==> flow/design.v <==
module SizedFIFO(CLK, RST_N, D_IN, ENQ, FULL_N, D_OUT, DEQ, EMPTY_N, CLR);
   parameter               p1width = 1;  
   parameter               p2depth = 3;
   parameter               p3cntr_width = 1;  
   parameter               guarded = 1;
   localparam              p2depth2 = p2depth -2 ;
   input                   CLK;
   input                   RST_N;
   input                   CLR;
   input [p1width - 1 : 0] D_IN;
   input                   ENQ;
   input                   DEQ;
   output                  FULL_N;
   output                  EMPTY_N;
   output [p1width - 1 : 0] D_OUT;
   reg                      not_ring_full;
   reg                      ring_empty;
   reg [p3cntr_width-1 : 0] head;
   wire [p3cntr_width-1 : 0] next_head;
   reg [p3cntr_width-1 : 0]  tail;
   wire [p3cntr_width-1 : 0] next_tail;
   reg [p1width - 1 : 0]     arr[0: ((p2depth >= 2) ? (p2depth2) : 0)];
   reg [p1width - 1 : 0]     D_OUT;
   reg                       hasodata;
   wire [p3cntr_width-1:0]   depthLess2 = p2depth2[p3cntr_width-1:0] ;
   wire [p3cntr_width-1 : 0] incr_tail;
   wire [p3cntr_width-1 : 0] incr_head;
   assign                    incr_tail = tail + 1'b1 ;
   assign                    incr_head = head + 1'b1 ;
   assign    next_head = (head == depthLess2 ) ? {p3cntr_width{1'b0}} : incr_head ;
   assign    next_tail = (tail == depthLess2 ) ? {p3cntr_width{1'b0}} : incr_tail ;
   assign    EMPTY_N = hasodata;
   assign    FULL_N  = not_ring_full;
   always @(posedge CLK   )
     begin
        if (!RST_N)
          begin
             head <=  {p3cntr_width {1'b0}} ;
             tail <=  {p3cntr_width {1'b0}} ;
             ring_empty <=  1'b1;
             not_ring_full <=  1'b1;
             hasodata <=  1'b0;
          end  
        else
         begin
            if (!CLR && ENQ && ((DEQ && !ring_empty) || (!DEQ && hasodata && not_ring_full)))
              begin
                 arr[tail] <=  D_IN;
              end
            if (CLR)
              begin
                 head <=  {p3cntr_width {1'b0}} ;
                 tail <=  {p3cntr_width {1'b0}} ;
                 ring_empty <=  1'b1;
                 not_ring_full <=  1'b1;
                 hasodata <=  1'b0;
              end  
            else if (DEQ && ENQ )
              begin
                 if (ring_empty)
                   begin
                      D_OUT <=  D_IN;
                   end
                 else
                   begin
                      tail <=  next_tail;
                      D_OUT <=  arr[head];
                      head <=  next_head;
                   end
              end  
            else if ( DEQ )
              begin
                 if (ring_empty)
                   begin
                      hasodata <=  1'b0;
                   end
                 else
                   begin
                      D_OUT <=  arr[head];
                      head <=  next_head;
                      not_ring_full <=  1'b1;
                      ring_empty <=  next_head == tail ;
                   end
              end  
            else if (ENQ)
              begin
                 if (! hasodata)
                   begin
                      D_OUT <=  D_IN;
                      hasodata <=  1'b1;
                   end
                 else if ( not_ring_full )  
                   begin
                      tail <=  next_tail;
                      ring_empty <=  1'b0;
                      not_ring_full <=  ! (next_tail == head) ;
                   end
              end  
         end  
     end  
endmodule
module XbarArbiter(CLK, RST_N, raises, grant, valid);
    parameter N=4;
    input CLK;
    input RST_N;
    input [N-1:0] raises;
    output reg [N-1:0] grant;
    output reg valid;
    function [1:0] gen_grant_carry;
	input c, r, p;
	begin
	    gen_grant_carry[1] = ~r & (c | p);
	    gen_grant_carry[0] = r & (c | p);
	end
    endfunction
    reg [N-1:0] token;
    reg [N-1:0] granted_A;
    reg [N-1:0] granted_B;
    reg carry;
    reg [1:0] gc;
    integer i;
    always@(*) begin
	valid = 1'b0;
	grant = 0;
	carry = 0;
	granted_A = 0;
	granted_B = 0;
	for(i=0; i < N; i=i+1) begin
	    gc = gen_grant_carry(carry, raises[i], token[i]);
	    granted_A[i] = gc[0];
	    carry = gc[1];
	end
	for(i=0; i < N; i=i+1) begin
	    gc = gen_grant_carry(carry, raises[i], token[i]);
	    granted_B[i] = gc[0];
	    carry = gc[1];
	end
	for(i=0; i < N; i=i+1) begin
	    if(granted_A[i] | granted_B[i]) begin
		grant = 0;
		grant[i] = 1'b1;
		valid = 1'b1;
	    end
	end
    end
    always@(posedge CLK) begin
	if(RST_N) token <= {token[N-2:0], token[N-1]};
	else token <= 1;
    end
endmodule
module Xbar(CLK, RST_N,
	    i_valid,
	    i_prio,
	    i_tail,
	    i_dst,
	    i_vc,
	    i_data, 
	    o_valid,
	    o_prio,
	    o_tail,
	    o_dst,
	    o_vc,
	    o_data, 
 	    i_cred,
	    i_cred_valid,
	    o_cred_en
	    );
    parameter N		    = 8;
    parameter NUM_VCS	    = 2;
    parameter CUT	    = 2;
    parameter DATA	    = 32;
    parameter BUFFER_DEPTH  = 8;
    parameter LOG_N	    = (
	N <= 1 ? 0: 
	N <= 2 ? 1: 
	N <= 4 ? 2: 
	N <= 8 ? 3: 
	N <= 16 ? 4: 
	N <= 32 ? 5: 
	N <= 64 ? 6: 
	N <= 128 ? 7: 
	N <= 256 ? 8 : 
	N <= 512 ? 9 : 
	N <= 1024 ? 10 : 
	N <= 2048 ? 11 : 
	N <= 4096 ? 12 : 
	N <= 8192 ? 13 : 
	N <= 16384 ? 14 : -1);
    parameter VC	    = (
	NUM_VCS <= 1 ? 0: 
	NUM_VCS <= 2 ? 1: 
	NUM_VCS <= 4 ? 2: 
	NUM_VCS <= 8 ? 3: 
	NUM_VCS <= 16 ? 4: 
	NUM_VCS <= 32 ? 5: 
	NUM_VCS <= 64 ? 6: 
	NUM_VCS <= 128 ? 7: 
	NUM_VCS <= 256 ? 8 : 
	NUM_VCS <= 512 ? 9 : 
	NUM_VCS <= 1024 ? 10 : 
	NUM_VCS <= 2048 ? 11 : 
	NUM_VCS <= 4096 ? 12 : 
	NUM_VCS <= 8192 ? 13 : 
	NUM_VCS <= 16384 ? 14 : -1); 
    parameter DST	    = (
	N <= 1 ? 0: 
	N <= 2 ? 1: 
	N <= 4 ? 2: 
	N <= 8 ? 3: 
	N <= 16 ? 4: 
	N <= 32 ? 5: 
	N <= 64 ? 6: 
	N <= 128 ? 7: 
	N <= 256 ? 8 : 
	N <= 512 ? 9 : 
	N <= 1024 ? 10 : 
	N <= 2048 ? 11 : 
	N <= 4096 ? 12 : 
	N <= 8192 ? 13 : 
	N <= 16384 ? 14 : -1);
    parameter FLIT_WIDTH    = 1+1+DST+VC+DATA;
    parameter CRED_WIDTH    = (
	BUFFER_DEPTH <= 1 ? 0: 
	BUFFER_DEPTH <= 2 ? 1: 
	BUFFER_DEPTH <= 4 ? 2: 
	BUFFER_DEPTH <= 8 ? 3: 
	BUFFER_DEPTH <= 16 ? 4: 
	BUFFER_DEPTH <= 32 ? 5: 
	BUFFER_DEPTH <= 64 ? 6: 
	BUFFER_DEPTH <= 128 ? 7: 
	BUFFER_DEPTH <= 256 ? 8 : 
	BUFFER_DEPTH <= 512 ? 9 : 
	BUFFER_DEPTH <= 1024 ? 10 : 
	BUFFER_DEPTH <= 2048 ? 11 : 
	BUFFER_DEPTH <= 4096 ? 12 : 
	BUFFER_DEPTH <= 8192 ? 13 : 
	BUFFER_DEPTH <= 16384 ? 14 : -1) + 1;
    input CLK, RST_N;
    input [N-1:0]              i_valid;
    input [N-1:0]              i_prio; 
    input [N-1:0]              i_tail;
    input [N*DST-1:0]          i_dst; 
    input [N*VC-1:0]           i_vc;
    input [N*DATA-1:0]         i_data;
    wire [VC-1:0]              i_vc_arr [N-1:0];
    wire [N-1:0]               f_prio;
    wire [N-1:0]               f_tail;
    wire [DST-1:0]             f_dst [N-1:0];
    wire [VC-1:0]              f_vc [N-1:0];
    wire [DATA-1:0]            f_data [N-1:0];
    wire [N-1:0]               f_elig;
    wire [DST*N-1:0]	       f_dst_flat;
    wire [VC*N-1:0]            f_vc_flat;
    wire [DATA*N-1:0]          f_data_flat;
    output reg [N-1:0]         o_valid;
    output reg [N-1:0]         o_prio;
    output reg [N-1:0]         o_tail;
    output [N*DST-1:0]         o_dst;
    output [N*VC-1:0]          o_vc;
    output [N*DATA-1:0]        o_data;
    reg [DST-1:0]              o_dst_arr [N-1:0];
    reg [VC-1:0]               o_vc_arr [N-1:0];
    reg [DATA-1:0]             o_data_arr [N-1:0];
    output [N*VC-1:0]          i_cred;  
    output reg [N-1:0]         i_cred_valid;  
    reg [VC-1:0]               i_cred_arr [N-1:0];
    input [N-1:0]              o_cred_en;
    wire [N-1:0]               grants [N-1:0];
    wire [N-1:0]               grant_valids;
    reg [N-1:0]                deq_en;
    reg [CRED_WIDTH-1:0]       creds_left [N-1:0];
    genvar i, o, k;
    integer in,out;
    generate
	for(o=0; o < N; o=o+1) begin: arbiters
	    wire [N-1:0] raises;
	    for(k=0; k < N; k=k+1) begin: raisewires
		assign raises[k] = (f_dst[k] == o) && f_elig[k];
	    end
	    XbarArbiter#(.N(N)) arbiter(.CLK(CLK), 
					.RST_N(RST_N),
					.raises(raises),
					.valid(grant_valids[o]),
					.grant(grants[o]));  
	end
    endgenerate
    always@(posedge CLK) begin
	if(RST_N) begin
	    for(in=0; in < N; in=in+1) begin
		if(i_valid[in])
		    i_cred_arr[in] <= i_vc_arr[in];
	    end
	end
	else begin
	    for(in=0; in < N; in=in+1) begin
		i_cred_arr[in]<='hx;
	    end
	end
    end
    for(i=0; i < N; i=i+1) begin: assign_arr
	assign i_vc_arr[i] = i_vc[(i+1)*VC-1:i*VC];
        assign i_cred[(i+1)*VC-1:i*VC] = i_cred_arr[i];
        assign o_dst[(i+1)*DST-1:i*DST] = o_dst_arr[i];
	assign o_vc[(i+1)*VC-1:i*VC] = o_vc_arr[i];
	assign o_data[(i+1)*DATA-1:i*DATA] = o_data_arr[i]; 
    end
    always@(*) begin
	for(in=0; in < N; in=in+1) begin: deqwires
	    deq_en[in] = 1'b0;
	    i_cred_valid[in] = 1'b0;
	    for(out=0; out < N; out=out+1) begin: outer
		if(grant_valids[out] && (grants[out][in] == 1'b1) && (creds_left[out] != 0)) begin
		    deq_en[in] = 1'b1;
		    i_cred_valid[in] = 1'b1;
		end
	    end
	end
    end
    for(i=0; i < N; i=i+1) begin
	assign f_dst_flat[(i+1)*DST-1:i*DST] = f_dst[i];
	assign f_vc_flat[(i+1)*VC-1:i*VC] = f_vc[i];
	assign f_data_flat[(i+1)*DATA-1:i*DATA] = f_data[i];
    end
    for(i=0; i < N; i=i+1) begin: steerwires
	always@(grant_valids[i] or grants[i] or creds_left[i] or f_prio or f_tail or f_dst_flat or f_vc_flat or f_data_flat) begin
	    o_valid[i] = 1'b0;
	    o_prio[i] = 'hx;
	    o_tail[i] = 'hx;
	    o_dst_arr[i] = 'hx;
	    o_vc_arr[i] = 'hx;
	    o_data_arr[i] = 'hx;
	    for(in=0; in < N; in=in+1) begin: innersteer
		if(grant_valids[i] && (grants[i][in] == 1'b1) && (creds_left[i] != 0)) begin
		    o_valid[i] = 1'b1;
		    o_prio[i] = f_prio[in];
		    o_tail[i] = f_tail[in];
		    o_dst_arr[i]  = f_dst[in];
		    o_vc_arr[i]   = f_vc[in];
		    o_data_arr[i] = f_data[in];
		end
	    end
	end
    end
    for(o=0; o < N; o=o+1) begin: output_credits
	always@(posedge CLK) begin
	    if(RST_N) begin
		if((o_cred_en[o] == 1'b0) && (o_valid[o] == 1'b1))
		    creds_left[o] <= creds_left[o] - 1;
		else if((o_cred_en[o] == 1'b1) && (o_valid[o] == 1'b0))
		    creds_left[o] <= creds_left[o] + 1;
	    end
	    else begin
		creds_left[o] <= BUFFER_DEPTH;
	    end
	end
    end
    generate
	for(i=0; i < N; i=i+1) begin: ififos
	    SizedFIFO#(.p1width(FLIT_WIDTH), .p2depth(BUFFER_DEPTH), .p3cntr_width((
	BUFFER_DEPTH <= 1 ? 0: 
	BUFFER_DEPTH <= 2 ? 1: 
	BUFFER_DEPTH <= 4 ? 2: 
	BUFFER_DEPTH <= 8 ? 3: 
	BUFFER_DEPTH <= 16 ? 4: 
	BUFFER_DEPTH <= 32 ? 5: 
	BUFFER_DEPTH <= 64 ? 6: 
	BUFFER_DEPTH <= 128 ? 7: 
	BUFFER_DEPTH <= 256 ? 8 : 
	BUFFER_DEPTH <= 512 ? 9 : 
	BUFFER_DEPTH <= 1024 ? 10 : 
	BUFFER_DEPTH <= 2048 ? 11 : 
	BUFFER_DEPTH <= 4096 ? 12 : 
	BUFFER_DEPTH <= 8192 ? 13 : 
	BUFFER_DEPTH <= 16384 ? 14 : -1))) inQ
		       (.CLK(CLK), 
			.RST_N(RST_N), 
			.D_IN({i_prio[i], i_tail[i], i_dst[(i+1)*DST-1:i*DST], i_vc[(i+1)*VC-1:i*VC], i_data[(i+1)*DATA-1:i*DATA]}),
			.ENQ(i_valid[i]),
			.D_OUT({f_prio[i], f_tail[i], f_dst[i], f_vc[i], f_data[i]}),
			.DEQ(deq_en[i]),
			.EMPTY_N(f_elig[i]),
			.FULL_N(),  
			.CLR(1'b0)  
		      );
	end
    endgenerate
endmodule
Reports on Xbar:

Tool output for the design above, in the order of the flow.
Line numbers count from 1 in the design file above.
The mark -- stands for no value.

* design top: Xbar
* clock: CLK
* standard-cell library: sky130hd
* library corner: tt_025C_1v80

Elaborated design:

Counts by Yosys on the flattened word-level netlist (proc, flatten, opt, wreduce). Print and check cells are left out. Cells with the same type and inputs are merged into one.
Yosys's memory passes give these memory sizes; they may raise the number of words (mostly to a power of two), join words into wider ones and drop unused or constant bits.

* memory bits (writable): 2128
* output and inout port bits: 328
* input port bits: 322
* memories kept: 8
* clocked read ports x word width: 304
* bits in registers: 480
* bits in latches: 0
* memory bits (read-only): 0

* bitwise logic cells: 520
* magnitude comparators: 0
* reductions and logical operators: 408
* shift operators: 0
* $add $sub $neg: 32
* equal/unequal tests: 144
* muxes and demuxes: 959
* multipliers: 0
* div/mod/pow operators: 0

Memories
* ififos[0].inQ.arr: depth 7, bits a word 38, rd ports 1, wr ports 1, RTL line 22 `reg [p1width - 1 : 0]     arr[0: ((p2depth >= 2) ? (p2depth2) : 0)];`
* ififos[1].inQ.arr: depth 7, bits a word 38, rd ports 1, wr ports 1, RTL line 22
* ififos[2].inQ.arr: depth 7, bits a word 38, rd ports 1, wr ports 1, RTL line 22
* ififos[3].inQ.arr: depth 7, bits a word 38, rd ports 1, wr ports 1, RTL line 22
* ififos[4].inQ.arr: depth 7, bits a word 38, rd ports 1, wr ports 1, RTL line 22
* ififos[5].inQ.arr: depth 7, bits a word 38, rd ports 1, wr ports 1, RTL line 22

Memories not listed: 2.

Operators by type and width (count)
* 38-bit 2-to-1 mux: 64
* 32-bit 2-to-1 mux: 64
* 1-bit 2-to-1 mux: 583
* 3-bit 2-to-1 mux: 192
* 1-bit AND: 248
* 1-bit logical AND: 248
* 1-bit bitwise OR: 184
* 3-bit == test (second input constant): 48
* 2-bit nonzero test: 64
* 4-bit AND reduction: 24
* 4-bit 2-to-1 mux: 24
* 1-bit NOT: 88
* 2-bit != test (second input constant): 32
* 7-bit 2-to-1 mux: 8
* 3-bit by 1-bit adder with 3-bit output (second input constant): 16
* 3-bit by 2-bit == test with 1-bit output (second input constant): 16
* 3-bit == test: 16
* 6-bit 2-to-1 mux: 8
* 5-bit AND reduction: 8
* 5-bit 2-to-1 mux: 8
* 4-bit by 1-bit adder with 4-bit output (second input constant): 8
* 4-bit by 1-bit subtractor with 4-bit output (second input constant): 8
* 4-bit nonzero test: 8
* 1-bit logical NOT: 24
* 3-bit by 1-bit == test with 1-bit output (second input constant): 8
* 3-bit by 2-bit != test with 1-bit output (second input constant): 8
* 3-bit != test (second input constant): 8
* 3-bit logical NOT: 8

Other operator kinds: 5; their cells: 40.

Logic depth:

Longest topological path by Yosys (ltp), each cell counted once; first at word level (registers and memories cut), then after technology mapping (sequential cells cut; the memories' decode and read muxes count).

* depth after elaboration: 53
* ABC_AREA: 0
* gate-level depth with buffers: 20
* depth with buffers taken out: 18

After synthesis:

Yosys stat after the flow's synthesis: flattened, memories mapped to cells. It holds for the ABC_AREA given above (unset counts as 0); a run with the other value may have another netlist.

* synthesis area: 123065.5 um^2
* mapped flip-flops: 2632
* standard cells after synthesis: 9217

Cell types
* sky130_fd_sc_hd__edfxtp_1: count 2440, total area 7.33E+04 um^2
* sky130_fd_sc_hd__mux2i_1: count 788, total area 7.89E+03 um^2
* sky130_fd_sc_hd__mux4_2: count 304, total area 6.85E+03 um^2
* sky130_fd_sc_hd__dfxtp_1: count 192, total area 3.84E+03 um^2
* sky130_fd_sc_hd__o21ai_0: count 749, total area 3.75E+03 um^2
* sky130_fd_sc_hd__mux2_2: count 312, total area 3513.37 um^2
* sky130_fd_sc_hd__nand2_1: count 816, total area 3.06E+03 um^2
* sky130_fd_sc_hd__clkbuf_1: count 761, total area 2856.49 um^2
* sky130_fd_sc_hd__a21oi_1: count 391, total area 1.96E+03 um^2
* sky130_fd_sc_hd__nor2_1: count 520, total area 1.95E+03 um^2
* sky130_fd_sc_hd__a222oi_1: count 194, total area 1.94E+03 um^2
* sky130_fd_sc_hd__a211oi_1: count 140, total area 1.05E+03 um^2
* sky130_fd_sc_hd__o211ai_1: count 139, total area 1.04E+03 um^2
* sky130_fd_sc_hd__a22oi_1: count 113, total area 848.314 um^2
* sky130_fd_sc_hd__a31oi_1: count 85, total area 531.76 um^2
* sky130_fd_sc_hd__buf_1: count 140, total area 525.504 um^2
* sky130_fd_sc_hd__o22ai_1: count 80, total area 500.48 um^2
* sky130_fd_sc_hd__inv_1: count 132, total area 495.475 um^2

Not listed: further types 77, cells in them 921.
The figures by module come from a second, unflattened synthesis with its own total; it is not the netlist above.

* cells (unflattened synthesis): 11420
* area total of the unflattened synthesis: 135477.4 um^2

Each row is one instance without its submodules.

By module
* SizedFIFO: seq. area 9369.0 um^2, area 12622.1 um^2, times used 8, cells 716
* Xbar: seq. area 880.8 um^2, area 29265.6 um^2, times used 1, cells 5044
* XbarArbiter #(N=8): seq. area 160.2 um^2, area 654.4 um^2, times used 8, cells 81

Path before layout:

Path of least setup slack by OpenSTA after synthesis, without wires, with an ideal clock, recovery checks aside; 20% of the period is set as input and as output delay. Where synthesis merged equal registers, the netlist keeps one of their names.

* path type: register to register
* from: register ififos[4].inQ.D_OUT[33]
* to: memory ififos[3].inQ.arr[0][0]
* path delay: 8.249 ns
* stages on the path: 16
* path buffers: 3
* path slack: -0.248 ns
* period: 8.0 ns
* data arrival time: 7.707 ns
* required time: 7.458 ns
* time at the first pin: 0.000 ns
* period reached after synthesis: 8.248 ns

"path delay" is the arrival time less input delay plus setup time.
"stages on the path" counts driving pins, that of a launching flip-flop among them; a cell with two outputs on the path counts twice.
"period reached after synthesis" = period - worst setup slack (recovery checks aside). The figure is calculated, with input and output delays left at 20% of the set period.
The rows between start and end are the longest chain of elaborated cells between them; the timing report does not say that the signal goes this way. Where chains are equally long, one stands for them.
A line is the first line of the expression or statement that the cell stems from. Yosys adds cells for indexed reads and writes and turns some case tables into memories.
A register here has more assigning lines than the two given.
The path ends at the enable pin of a flip-flop; only ways to that pin are counted.

* cell sequence: sky130_fd_sc_hd__edfxtp_1 -> sky130_fd_sc_hd__or4b_1 -> sky130_fd_sc_hd__buf_2 -> sky130_fd_sc_hd__a21o_1 -> sky130_fd_sc_hd__a2111o_1 -> sky130_fd_sc_hd__a311o_1 -> sky130_fd_sc_hd__o21ai_0 -> sky130_fd_sc_hd__nand3_1 -> sky130_fd_sc_hd__nor2b_1 -> sky130_fd_sc_hd__nor3b_1 -> sky130_fd_sc_hd__and4b_1 -> sky130_fd_sc_hd__buf_2 -> sky130_fd_sc_hd__inv_1 -> sky130_fd_sc_hd__buf_2 -> sky130_fd_sc_hd__mux2_2 -> sky130_fd_sc_hd__nor4b_1
* cells in the longest elaborated chain: 45
* elaborated cells between the ends (all ways): 498
* those cells by class: 7 x eq/ne; 116 x mux; 344 x logic; 31 x reduce/logical

RTL lines, path after synthesis
* start: declaration: RTL line 15 `output [p1width - 1 : 0] D_OUT;`
* start: assignment: RTL line 67 `D_OUT <=  arr[head];`
* start: assignment: RTL line 79 `D_OUT <=  arr[head];`
* 3-bit logical NOT: RTL line 278 `assign raises[k] = (f_dst[k] == o) && f_elig[k];`
* 1-bit logical AND: RTL line 278
* 1-bit NOT: RTL line 112 `gen_grant_carry[1] = ~r & (c | p);`
* 1-bit AND: RTL line 112
* 1-bit bitwise OR: RTL line 112
* 1-bit AND: RTL line 112
* 1-bit bitwise OR: RTL line 112
* [... 23 more ...]
* 1-bit 2-to-1 mux (8 in a row): RTL line 312 `if(grant_valids[out] && (grants[out][in] == 1'b1) && (creds_left[out] != 0)) begin`
* 1-bit logical NOT: RTL line 46 `if (!CLR && ENQ && ((DEQ && !ring_empty) || (!DEQ && hasodata && not_ring_full)))`
* 1-bit logical AND (2 in a row): RTL line 46
* 1-bit logical OR: RTL line 46
* 1-bit logical AND: RTL line 46
* 3-bit 2-to-1 mux: RTL line 46
* 3-bit 2-to-1 mux: RTL line 36 `if (!RST_N)`
* end: declaration: RTL line 22 `reg [p1width - 1 : 0]     arr[0: ((p2depth >= 2) ? (p2depth2) : 0)];`

Nets of the timed path that keep an RTL name, with a line that drives or declares them; the list need not be complete.

Named nets, after synthesis (RTL line)
* ififos[3].inQ.DEQ: 312

Timing after layout:

Path of least setup slack in the final report of run 1 (OpenROAD, finished layout, wires in). Where an end is a register, its clock arrival counts in the times.

* path type: register to output
* from: register ififos[1].inQ.D_OUT[34]
* to: output port o_data[130]
* time at the first pin: 1.01 ns
* required time: 6.36 ns
* path slack: 0.11 ns
* period: 7.95 ns
* data arrival time: 6.25 ns
* output delay: 1.59 ns
* path buffers: 3
* stages on the path: 14

The rows between start and end are the longest chain of elaborated cells between them; the timing report does not say that the signal goes this way. Where chains are equally long, one stands for them.
A register here has more assigning lines than the two given.

* cell sequence: sky130_fd_sc_hd__edfxtp_1 -> sky130_fd_sc_hd__or4bb_1 -> sky130_fd_sc_hd__a211o_1 -> sky130_fd_sc_hd__a2111o_1 -> sky130_fd_sc_hd__and3_1 -> sky130_fd_sc_hd__o221ai_1 -> sky130_fd_sc_hd__or2_4 -> sky130_fd_sc_hd__buf_4 -> sky130_fd_sc_hd__o21ai_0 -> sky130_fd_sc_hd__a21oi_1 -> sky130_fd_sc_hd__a211oi_1 -> sky130_fd_sc_hd__o21ai_0 -> sky130_fd_sc_hd__buf_4 -> sky130_fd_sc_hd__clkdlybuf4s50_1
* cells in the longest elaborated chain: 44
* elaborated cells between the ends (all ways): 100
* those cells by class: 1 x eq/ne; 30 x mux; 52 x logic; 17 x reduce/logical

RTL lines, path post-layout
* start: declaration: RTL line 15 `output [p1width - 1 : 0] D_OUT;`
* start: assignment: RTL line 67 `D_OUT <=  arr[head];`
* start: assignment: RTL line 79 `D_OUT <=  arr[head];`
* 3-bit == test: RTL line 278 `assign raises[k] = (f_dst[k] == o) && f_elig[k];`
* 1-bit logical AND: RTL line 278
* 1-bit NOT: RTL line 112 `gen_grant_carry[1] = ~r & (c | p);`
* 1-bit AND: RTL line 112
* 1-bit bitwise OR: RTL line 112
* 1-bit AND: RTL line 112
* 1-bit bitwise OR: RTL line 112
* [... 22 more ...]
* 1-bit AND: RTL line 112
* 1-bit bitwise OR: RTL line 113 `gen_grant_carry[0] = r & (c | p);`
* 1-bit AND: RTL line 113
* 1-bit bitwise OR: RTL line 139 `if(granted_A[i] | granted_B[i]) begin`
* 1-bit 2-to-1 mux: RTL line 139
* 1-bit logical AND (2 in a row): RTL line 333 `if(grant_valids[i] && (grants[i][in] == 1'b1) && (creds_left[i] != 0)) begin`
* 32-bit 2-to-1 mux (8 in a row): RTL line 333
* end: declaration: RTL line 260 `output [N*DATA-1:0]        o_data;`

Wiki page: Xbar / flow data

Flow measurements of Xbar on sky130hd: 5 stored runs with different settings, listed in no order. Input and output delays are each 20% of the period that was set; the output load is 0.01 pF.
"clock period achieved" = clock period - worst setup slack. The figure is calculated, with input and output delays left at 20% of the set period.
By "time on the worst setup path" is meant the share of the clock period that the worst setup path is allowed (20% is reserved at inputs, 20% at outputs), minus its slack. Clock arrival times at its registers enter into it.

### Run 1

Settings: `CELL_PAD_IN_SITES_DETAIL_PLACEMENT=1`, `CELL_PAD_IN_SITES_GLOBAL_PLACEMENT=2`, `CORE_UTILIZATION=17`, `PLACE_DENSITY=0.45`, `period_ns=7.95`, `CAP_MARGIN=20`, `CORE_MARGIN=2`, `SLEW_MARGIN=20`

- Mapped cell area after synthesis: 123065.5 um^2
- Full die area: 730734.0 um^2
- Utilization: 21.6%
- Setup slack of the critical path: 0.106 ns
- Worst-case hold slack: 0.416 ns
- Clock period achieved: 7.844 ns
- Time on the worst setup path: 6.25 ns
- Type of the worst setup path: register to output

### Run 2

Settings: `CELL_PAD_IN_SITES_DETAIL_PLACEMENT=1`, `CELL_PAD_IN_SITES_GLOBAL_PLACEMENT=2`, `CORE_UTILIZATION=30`, `PLACE_DENSITY=0.45`, `SETUP_SLACK_MARGIN=1.67`, `period_ns=7.95`, `CAP_MARGIN=20`, `CORE_MARGIN=2`, `SLEW_MARGIN=20`

- Mapped cell area after synthesis: 123065.5 um^2
- Full die area: 415354.0 um^2
- Utilization: 38.3%
- Setup slack of the critical path: 0.952 ns
- Worst-case hold slack: 0.446 ns
- Clock period achieved: 6.998 ns
- Time on the worst setup path: 5.41 ns
- Type of the worst setup path: register to output

### Run 3

Settings: `ABC_AREA=1`, `CELL_PAD_IN_SITES_DETAIL_PLACEMENT=1`, `CELL_PAD_IN_SITES_GLOBAL_PLACEMENT=2`, `CORE_ASPECT_RATIO=0.81`, `CORE_MARGIN=7`, `CORE_UTILIZATION=69`, `GPL_ROUTABILITY_DRIVEN=0`, `MAX_ROUTING_LAYER=met4`, `PLACE_DENSITY_LB_ADDON=0.03`, `SETUP_SLACK_MARGIN=1.23`, `SLEW_MARGIN=10`, `TNS_END_PERCENT=80`, `period_ns=4.42`, `CAP_MARGIN=20`

Unfinished; error FLW-0024 in placement.

### Run 4

Settings: `ABC_AREA=1`, `CELL_PAD_IN_SITES_DETAIL_PLACEMENT=2`, `CELL_PAD_IN_SITES_GLOBAL_PLACEMENT=2`, `CORE_UTILIZATION=30`, `period_ns=6.28`, `CAP_MARGIN=20`, `CORE_MARGIN=2`, `SLEW_MARGIN=20`

- Mapped cell area after synthesis: 130946.8 um^2
- Full die area: 441793.0 um^2
- Utilization: 39.1%
- Setup slack of the critical path: -0.941 ns
- Worst-case hold slack: 0.409 ns
- Clock period achieved: 7.221 ns
- Time on the worst setup path: 5.97 ns
- Type of the worst setup path: register to output

### Run 5

Settings: `CAP_MARGIN=10`, `CELL_PAD_IN_SITES_DETAIL_PLACEMENT=1`, `CORE_ASPECT_RATIO=1.15`, `CORE_UTILIZATION=18`, `CTS_CLUSTER_DIAMETER=135`, `GPL_TIMING_DRIVEN=0`, `PLACE_DENSITY_LB_ADDON=0.04`, `SETUP_SLACK_MARGIN=-0.04`, `SLEW_MARGIN=5`, `period_ns=6.76`, `CORE_MARGIN=2`

- Mapped cell area after synthesis: 123065.5 um^2
- Full die area: 690341.0 um^2
- Utilization: 24.2%
- Setup slack of the critical path: -0.439 ns
- Worst-case hold slack: 0.437 ns
- Clock period achieved: 7.199 ns
- Time on the worst setup path: 5.85 ns
- Type of the worst setup path: register to output
